==> flow/design.v <==
module ALU(
  input         clock,
                reset,
                io_flush_valid,
                io_FU_input_valid,
  input  [6:0]  io_FU_input_bits_decoded_instruction_PRD,
  input         io_FU_input_bits_decoded_instruction_RD_valid,
  input  [20:0] io_FU_input_bits_decoded_instruction_IMM,
  input  [2:0]  io_FU_input_bits_decoded_instruction_FUNCT3,
  input  [1:0]  io_FU_input_bits_decoded_instruction_packet_index,
  input  [5:0]  io_FU_input_bits_decoded_instruction_ROB_index,
  input  [3:0]  io_FU_input_bits_decoded_instruction_MOB_index,
  input  [4:0]  io_FU_input_bits_decoded_instruction_instructionType,
  input         io_FU_input_bits_decoded_instruction_needs_ALU,
                io_FU_input_bits_decoded_instruction_needs_branch_unit,
                io_FU_input_bits_decoded_instruction_SUBTRACT,
                io_FU_input_bits_decoded_instruction_MULTIPLY,
                io_FU_input_bits_decoded_instruction_FENCE,
                io_FU_input_bits_decoded_instruction_IS_IMM,
  input  [31:0] io_FU_input_bits_RS1_data,
                io_FU_input_bits_RS2_data,
                io_FU_input_bits_fetch_PC,
  output        io_FU_output_valid,
  output [6:0]  io_FU_output_bits_PRD,
  output [31:0] io_FU_output_bits_RD_data,
  output        io_FU_output_bits_RD_valid,
  output [31:0] io_FU_output_bits_fetch_PC,
  output [3:0]  io_FU_output_bits_MOB_index,
  output [5:0]  io_FU_output_bits_ROB_index,
  output [1:0]  io_FU_output_bits_fetch_packet_index
);
  wire [31:0] RS1_signed = io_FU_input_bits_RS1_data;
  wire [31:0] RS1_unsigned = io_FU_input_bits_RS1_data;
  wire [31:0] instruction_PC =
    io_FU_input_bits_fetch_PC
    + {28'h0, io_FU_input_bits_decoded_instruction_packet_index, 2'h0};
  reg  [31:0] arithmetic_result;
  wire [31:0] IMM_signed =
    {{19{io_FU_input_bits_decoded_instruction_IMM[12]}},
     io_FU_input_bits_decoded_instruction_IMM[12:0]};
  wire [31:0] operand2_unsigned =
    io_FU_input_bits_decoded_instruction_IS_IMM ? IMM_signed : io_FU_input_bits_RS2_data;
  wire [4:0]  shamt = operand2_unsigned[4:0];
  wire        _REMU_T = io_FU_input_bits_decoded_instruction_instructionType == 5'hC;
  wire        _SLTU_T_1 = io_FU_input_bits_decoded_instruction_instructionType == 5'h4;
  wire        _BEQ_T = io_FU_input_bits_decoded_instruction_FUNCT3 == 3'h0;
  wire        ADD =
    (_REMU_T | _SLTU_T_1) & _BEQ_T & ~io_FU_input_bits_decoded_instruction_MULTIPLY
    & ~io_FU_input_bits_decoded_instruction_SUBTRACT;
  wire        SUB =
    (_REMU_T | _SLTU_T_1) & _BEQ_T & ~io_FU_input_bits_decoded_instruction_MULTIPLY
    & io_FU_input_bits_decoded_instruction_SUBTRACT;
  wire        SLL =
    (_REMU_T | _SLTU_T_1) & io_FU_input_bits_decoded_instruction_FUNCT3 == 3'h1
    & ~io_FU_input_bits_decoded_instruction_MULTIPLY;
  wire        _BGE_T = io_FU_input_bits_decoded_instruction_FUNCT3 == 3'h5;
  wire        SRL =
    (_REMU_T | _SLTU_T_1) & _BGE_T & ~io_FU_input_bits_decoded_instruction_MULTIPLY
    & ~io_FU_input_bits_decoded_instruction_SUBTRACT;
  wire        SRA =
    (_REMU_T | _SLTU_T_1) & _BGE_T & ~io_FU_input_bits_decoded_instruction_MULTIPLY
    & io_FU_input_bits_decoded_instruction_SUBTRACT;
  wire        AUIPC =
    io_FU_input_bits_decoded_instruction_instructionType == 5'h5
    & ~io_FU_input_bits_decoded_instruction_MULTIPLY;
  wire        ALU_input_valid =
    io_FU_input_valid & io_FU_input_bits_decoded_instruction_needs_ALU;
  wire        branch_unit_input_valid =
    io_FU_input_valid & io_FU_input_bits_decoded_instruction_needs_branch_unit;
  wire        mult_unit_input_valid =
    io_FU_input_valid & io_FU_input_bits_decoded_instruction_MULTIPLY;
  reg         io_FU_output_valid_REG;
  wire [31:0] add_result = RS1_unsigned + operand2_unsigned;
  wire [31:0] sub_result = RS1_unsigned - operand2_unsigned;
  wire [31:0] _GEN = {27'h0, shamt};
  wire [31:0] sra_result = $signed($signed(RS1_signed) >>> _GEN);
  wire [62:0] _sll_result_T = {31'h0, RS1_unsigned} << shamt;
  reg  [31:0] io_FU_output_bits_fetch_PC_REG;
  reg  [1:0]  io_FU_output_bits_fetch_packet_index_REG;
  reg  [6:0]  io_FU_output_bits_PRD_REG;
  reg         io_FU_output_bits_RD_valid_REG;
  reg  [3:0]  io_FU_output_bits_MOB_index_REG;
  reg  [5:0]  io_FU_output_bits_ROB_index_REG;
  always @(posedge clock) begin
    if (reset)
      arithmetic_result <= 32'h0;
    else begin
      arithmetic_result <=
        ADD
          ? add_result
          : SUB
              ? sub_result
              : (_REMU_T | _SLTU_T_1)
                & io_FU_input_bits_decoded_instruction_FUNCT3 == 3'h4
                & ~io_FU_input_bits_decoded_instruction_MULTIPLY
                  ? RS1_unsigned ^ operand2_unsigned
                  : (_REMU_T | _SLTU_T_1)
                    & io_FU_input_bits_decoded_instruction_FUNCT3 == 3'h6
                    & ~io_FU_input_bits_decoded_instruction_MULTIPLY
                      ? RS1_unsigned | operand2_unsigned
                      : (_REMU_T | _SLTU_T_1)
                        & (&io_FU_input_bits_decoded_instruction_FUNCT3)
                        & ~io_FU_input_bits_decoded_instruction_MULTIPLY
                          ? RS1_unsigned & operand2_unsigned
                          : SLL
                              ? _sll_result_T[31:0]
                              : SRL
                                  ? RS1_unsigned >> _GEN
                                  : SRA
                                      ? sra_result
                                      : (_REMU_T | _SLTU_T_1)
                                        & io_FU_input_bits_decoded_instruction_FUNCT3 == 3'h2
                                        & ~io_FU_input_bits_decoded_instruction_MULTIPLY
                                          ? {31'h0,
                                             $signed(RS1_signed) < $signed(io_FU_input_bits_decoded_instruction_IS_IMM
                                                                             ? IMM_signed
                                                                             : io_FU_input_bits_RS2_data)}
                                          : (_REMU_T | _SLTU_T_1)
                                            & io_FU_input_bits_decoded_instruction_FUNCT3 == 3'h3
                                            & ~io_FU_input_bits_decoded_instruction_MULTIPLY
                                              ? {31'h0, RS1_unsigned < operand2_unsigned}
                                              : io_FU_input_bits_decoded_instruction_instructionType == 5'hD
                                                & ~io_FU_input_bits_decoded_instruction_MULTIPLY
                                                  ? {io_FU_input_bits_decoded_instruction_IMM[19:0],
                                                     12'h0}
                                                  : 32'h0;
    end
    io_FU_output_valid_REG <=
      ALU_input_valid & ~io_flush_valid | io_FU_input_bits_decoded_instruction_FENCE;
    io_FU_output_bits_fetch_PC_REG <= io_FU_input_bits_fetch_PC;
    io_FU_output_bits_fetch_packet_index_REG <=
      io_FU_input_bits_decoded_instruction_packet_index;
    io_FU_output_bits_PRD_REG <= io_FU_input_bits_decoded_instruction_PRD;
    io_FU_output_bits_RD_valid_REG <= io_FU_input_bits_decoded_instruction_RD_valid;
    io_FU_output_bits_MOB_index_REG <= io_FU_input_bits_decoded_instruction_MOB_index;
    io_FU_output_bits_ROB_index_REG <= io_FU_input_bits_decoded_instruction_ROB_index;
  end  
  assign io_FU_output_valid = io_FU_output_valid_REG & ~io_flush_valid;
  assign io_FU_output_bits_PRD = io_FU_output_bits_PRD_REG;
  assign io_FU_output_bits_RD_data = arithmetic_result;
  assign io_FU_output_bits_RD_valid = io_FU_output_bits_RD_valid_REG;
  assign io_FU_output_bits_fetch_PC = io_FU_output_bits_fetch_PC_REG;
  assign io_FU_output_bits_MOB_index = io_FU_output_bits_MOB_index_REG;
  assign io_FU_output_bits_ROB_index = io_FU_output_bits_ROB_index_REG;
  assign io_FU_output_bits_fetch_packet_index = io_FU_output_bits_fetch_packet_index_REG;
endmodule
* Step by step through the tools: ALU
The steps from the RTL of ALU to its reports follow in flow order.
Lines are those of the file above, counted from 1.
Library cell names are shortened.
A cell with - has no value.
- Top module :: ALU
- Clock input :: clock
- Library :: sky130hd
- Library corner :: tt_025C_1v80

* Word-level counts
Source: Yosys, flattened and elaborated, memories not mapped. Widths are those after wreduce; folded enables and synchronous resets count as part of the registers. Registers that Yosys merges into a memory's read port (data or address) are not register bits. Print and check cells do not count.
- Flip-flop bits (word level) :: 85
- Output and inout bits :: 85
- Add/subtract/negate cells :: 2
- Order comparisons :: 2
- Equal/unequal tests :: 9
- Shift-type cells :: 3
- Multiplexer cells :: 12
- Bitwise logic cells :: 32
- Reductions and logical operators :: 2
** Operator list (number)
- 2-to-1 mux 32 bit :: 12
- less-than comparator 32 bit :: 2
- adder 32 bit :: 1
- subtractor 32 bit :: 1
- bitwise AND 32 bit :: 1
- bitwise OR 32 bit :: 1
- XOR 32 bit :: 1
- left shift 32 x 5 -> 32 bit :: 1
- right shift 32 x 5 -> 32 bit :: 1
- >>> shifter 32 x 5 -> 32 bit :: 1
- bitwise AND 1 bit :: 24
- == test 5 x 4 -> 1 bit (second input constant) :: 2
- == test 3 bit (second input constant) :: 3
- == test 3 x 2 -> 1 bit (second input constant) :: 2
- == test 5 x 3 -> 1 bit (second input constant) :: 1
- NOT 1 bit :: 3
- == test 3 x 1 -> 1 bit (second input constant) :: 1
- zero test 3 bit :: 1
- AND reduction 3 bit :: 1
- bitwise OR 1 bit :: 2

* Longest topological paths
Depth = most cells in a row (Yosys ltp): at word level without a register or memory, in the mapped netlist without a sequential cell, where the memories' decode and read muxes count.
- Depth after elaboration :: 14
- ABC_AREA :: 0
- Gate-level depth with buffers :: 19

* Synthesis result
Yosys stat after the flow's synthesis: flattened, memories mapped to cells. It holds for the ABC_AREA given above (unset counts as 0); a run with the other value may have another netlist.
Totals and module areas in this step are rounded.
- Cells in the netlist :: 1513
- Chip area (Yosys) :: 11100 um^2
- Flip-flop cells :: 85
- Buffers :: 108
** Cell types
- dfxtp_1 :: number 85, area in all 1.7E+03 um^2
- ha_1 :: number 97, area in all 1.21E+03 um^2
- mux4_2 :: number 34, area in all 765.734 um^2
- mux2i_1 :: number 75, area in all 750.72 um^2
- a21oi_1 :: number 142, area in all 710.682 um^2
- nand2_1 :: number 171, area in all 641.866 um^2
- nor2_1 :: number 162, area in all 608.083 um^2
- inv_1 :: number 92, area in all 345.331 um^2
- o21ai_0 :: number 67, area in all 335.322 um^2
- a211oi_1 :: number 40, area in all 300.288 um^2
- clkbuf_1 :: number 59, area in all 221.462 um^2
- a221oi_1 :: number 20, area in all 175.168 um^2
- nand3_1 :: number 35, area in all 175.168 um^2
- a31oi_1 :: number 27, area in all 168.912 um^2
- xnor2_1 :: number 19, area in all 166.41 um^2
- o211ai_1 :: number 22, area in all 165.158 um^2
- buf_2 :: number 32, area in all 160.154 um^2
- a21o_1 :: number 21, area in all 157.651 um^2
Other cell types: 64; their cells: 313.

* Worst setup path after synthesis
Source: OpenSTA report_checks on the synthesized netlist (no wires, ideal clock, input and output delay 20% of the period each), path of least setup slack; recovery checks are left aside. Register names are those of the netlist, which keeps one name where synthesis merged equal registers.
- Kind :: input port to flip-flop
- Start point :: input port io_FU_input_bits_decoded_instruction_IS_IMM
- End point :: register arithmetic_result[31]
- Period :: 6000 ps
- External input delay :: 1200 ps
- Library setup time :: 87 ps
- Arrival :: 4952 ps
- Path slack :: 961 ps
- Delay of the path :: 3839 ps
- Driving pins on the path :: 17
- Buffers on the path :: 5
- Synthesis period reached :: 5039 ps
"delay of the path" = arrival - input delay + setup time.
"driving pins on the path" counts driving pins, that of a launching flip-flop among them; a cell with two outputs on the path counts twice.
"synthesis period reached" = period - worst setup slack (recovery checks aside). The figure is calculated, with input and output delays left at 20% of the set period.
- Cells stage by stage :: buf_6 buf_2 mux2i_1 clkbuf_1 clkbuf_1 ha_1 buf_2 o21ai_0 o21a_1 or4_1 a21oi_1 o221ai_1 a31oi_1 nor3b_1 o21ai_0 a41o_1 o31ai_1
** RTL lines, path post-synthesis
- start: declaration :: line 19 : io_FU_input_bits_decoded_instruction_IS_IMM,
- end: assignment :: line 86 : arithmetic_result <= 32'h0;
- end: assignment :: line 88 : arithmetic_result <=
- end: declaration :: line 37 : reg  [31:0] arithmetic_result;
No chain of elaborated cells between the ends is given.

* Timing after layout
Path of least setup slack in the final report of run 2 (OpenROAD, finished layout, wires in). Where an end is a register, its clock arrival counts in the times.
The path's times are printed in steps of 10 ps; the period is the one set.
- Kind :: input port to flip-flop
- Start point :: input port io_FU_input_bits_decoded_instruction_IS_IMM
- End point :: register arithmetic_result[22]
- Period :: 6330 ps
- External input delay :: 1270 ps
- Library setup time :: 50 ps
- Arrival :: 6160 ps
- Path slack :: 470 ps
- Driving pins on the path :: 17
- Buffers on the path :: 3
The rows between start and end are the longest chain of elaborated cells between them; the timing report does not say that the signal goes this way. Where chains are equally long, one stands for them.
Each line given opens the expression or statement behind the cell; cells for indexed reads and writes are added by Yosys, which also makes memories of some case tables.
- Cells stage by stage :: clkdlybuf4s50_1 buf_4 mux2i_4 inv_4 ha_1 fa_1 nor2_1 o311ai_1 a21oi_1 or3_1 a22oi_2 nand2_1 a21boi_0 o31a_1 nor3_1 a2111oi_0 buf_4
- Cells in the longest elaborated chain :: 10
- Elaborated cells on any way between the ends :: 17
- Those cells by class :: add/sub: 2; shift: 3; mux: 9; logic: 3
** RTL lines, path after layout
- start: declaration :: line 19 : io_FU_input_bits_decoded_instruction_IS_IMM,
- 2-to-1 mux 32 bit :: line 42 : io_FU_input_bits_decoded_instruction_IS_IMM ? IMM_signed : io_FU_input_bits_RS2_data;
- >>> shifter 32 x 5 -> 32 bit :: line 76 : wire [31:0] sra_result = $signed($signed(RS1_signed) >>> _GEN);
- 2-to-1 mux 32 bit :: line 109 : : SRA
- 2-to-1 mux 32 bit :: line 107 : : SRL
- 2-to-1 mux 32 bit :: line 105 : : SLL
- 2-to-1 mux 32 bit :: line 101 : : (_REMU_T | _SLTU_T_1)
- 2-to-1 mux 32 bit :: line 97 : : (_REMU_T | _SLTU_T_1)
- 2-to-1 mux 32 bit :: line 93 : : (_REMU_T | _SLTU_T_1)
- 2-to-1 mux 32 bit :: line 91 : : SUB
- 2-to-1 mux 32 bit :: line 89 : ADD
- end: assignment :: line 86 : arithmetic_result <= 32'h0;
- end: assignment :: line 88 : arithmetic_result <=
- end: declaration :: line 37 : reg  [31:0] arithmetic_result;

Ticket comment

Below are 4 stored runs of the flow (Yosys, OpenROAD; platform sky130hd) on ALU, each with its settings and what was measured, unordered. Constraints: input delay and output delay 20% of the set period each, output load 0.01 pF.
By "achieved clock period" is meant the clock period of the run minus its worst setup slack. This is arithmetic on one report: input and output delays are still those of the set period (20% each).
"time used up by the worst setup path" is the time allowed to the run's worst setup path (the clock period less input and output delay, where it has them) less its slack. Clock arrival times count: a late capture clock shortens it, a late launch clock lengthens it.
"power consumption" is the tool's figure for a default switching activity; nothing was simulated.
"time used up by the worst setup path" is given in steps of 10 ps.
The results are shown rounded.

** Run 1
- Settings :: CORE_MARGIN=9; CORE_UTILIZATION=52; CTS_CLUSTER_SIZE=80; GPL_ROUTABILITY_DRIVEN=1; GPL_TIMING_DRIVEN=0; MAX_ROUTING_LAYER=met4; MIN_ROUTING_LAYER=met2; PLACE_DENSITY=0.93; SETUP_SLACK_MARGIN=0.12; period_ns=5.08; CAP_MARGIN=20; SLEW_MARGIN=20
- Outcome :: no results, routing failed with GRT-0116

** Run 2
- Settings :: CORE_UTILIZATION=40; period_ns=6.33; CAP_MARGIN=20; CORE_MARGIN=2; SLEW_MARGIN=20
- Synthesized cell area :: 11100 um^2
- Full die area :: 29200 um^2
- Standard-cell area after routing :: 14300 um^2
- Utilization in the final report :: 52.1%
- Worst slack on setup checks :: 471 ps
- Sum of negative setup slack :: 0 ps
- Post-route worst hold slack :: 1350 ps
- Power consumption :: 2.24 mW
- Achieved clock period :: 5859 ps
- Time used up by the worst setup path :: 4590 ps
- Type of the worst setup path :: input port to flip-flop

** Run 3
- Settings :: ABC_AREA=0; CAP_MARGIN=35; CORE_ASPECT_RATIO=0.81; CORE_MARGIN=4; CORE_UTILIZATION=43; CTS_CLUSTER_DIAMETER=342; CTS_CLUSTER_SIZE=34; GPL_TIMING_DRIVEN=1; HOLD_SLACK_MARGIN=0.19; MIN_ROUTING_LAYER=met1; PLACE_DENSITY=0.9; SETUP_SLACK_MARGIN=1.22; SLEW_MARGIN=0; period_ns=4.17
- Outcome :: no results, routing failed with GRT-0232

** Run 4
- Settings :: CAP_MARGIN=0; CORE_ASPECT_RATIO=1.13; CORE_UTILIZATION=43; CTS_CLUSTER_DIAMETER=138; CTS_CLUSTER_SIZE=84; GPL_ROUTABILITY_DRIVEN=1; GPL_TIMING_DRIVEN=1; MIN_ROUTING_LAYER=met2; PLACE_DENSITY=0.47; SETUP_SLACK_MARGIN=-0.07; SLEW_MARGIN=15; TNS_END_PERCENT=35; period_ns=8.65; CORE_MARGIN=2
- Outcome :: no results, routing failed with GRT-0116
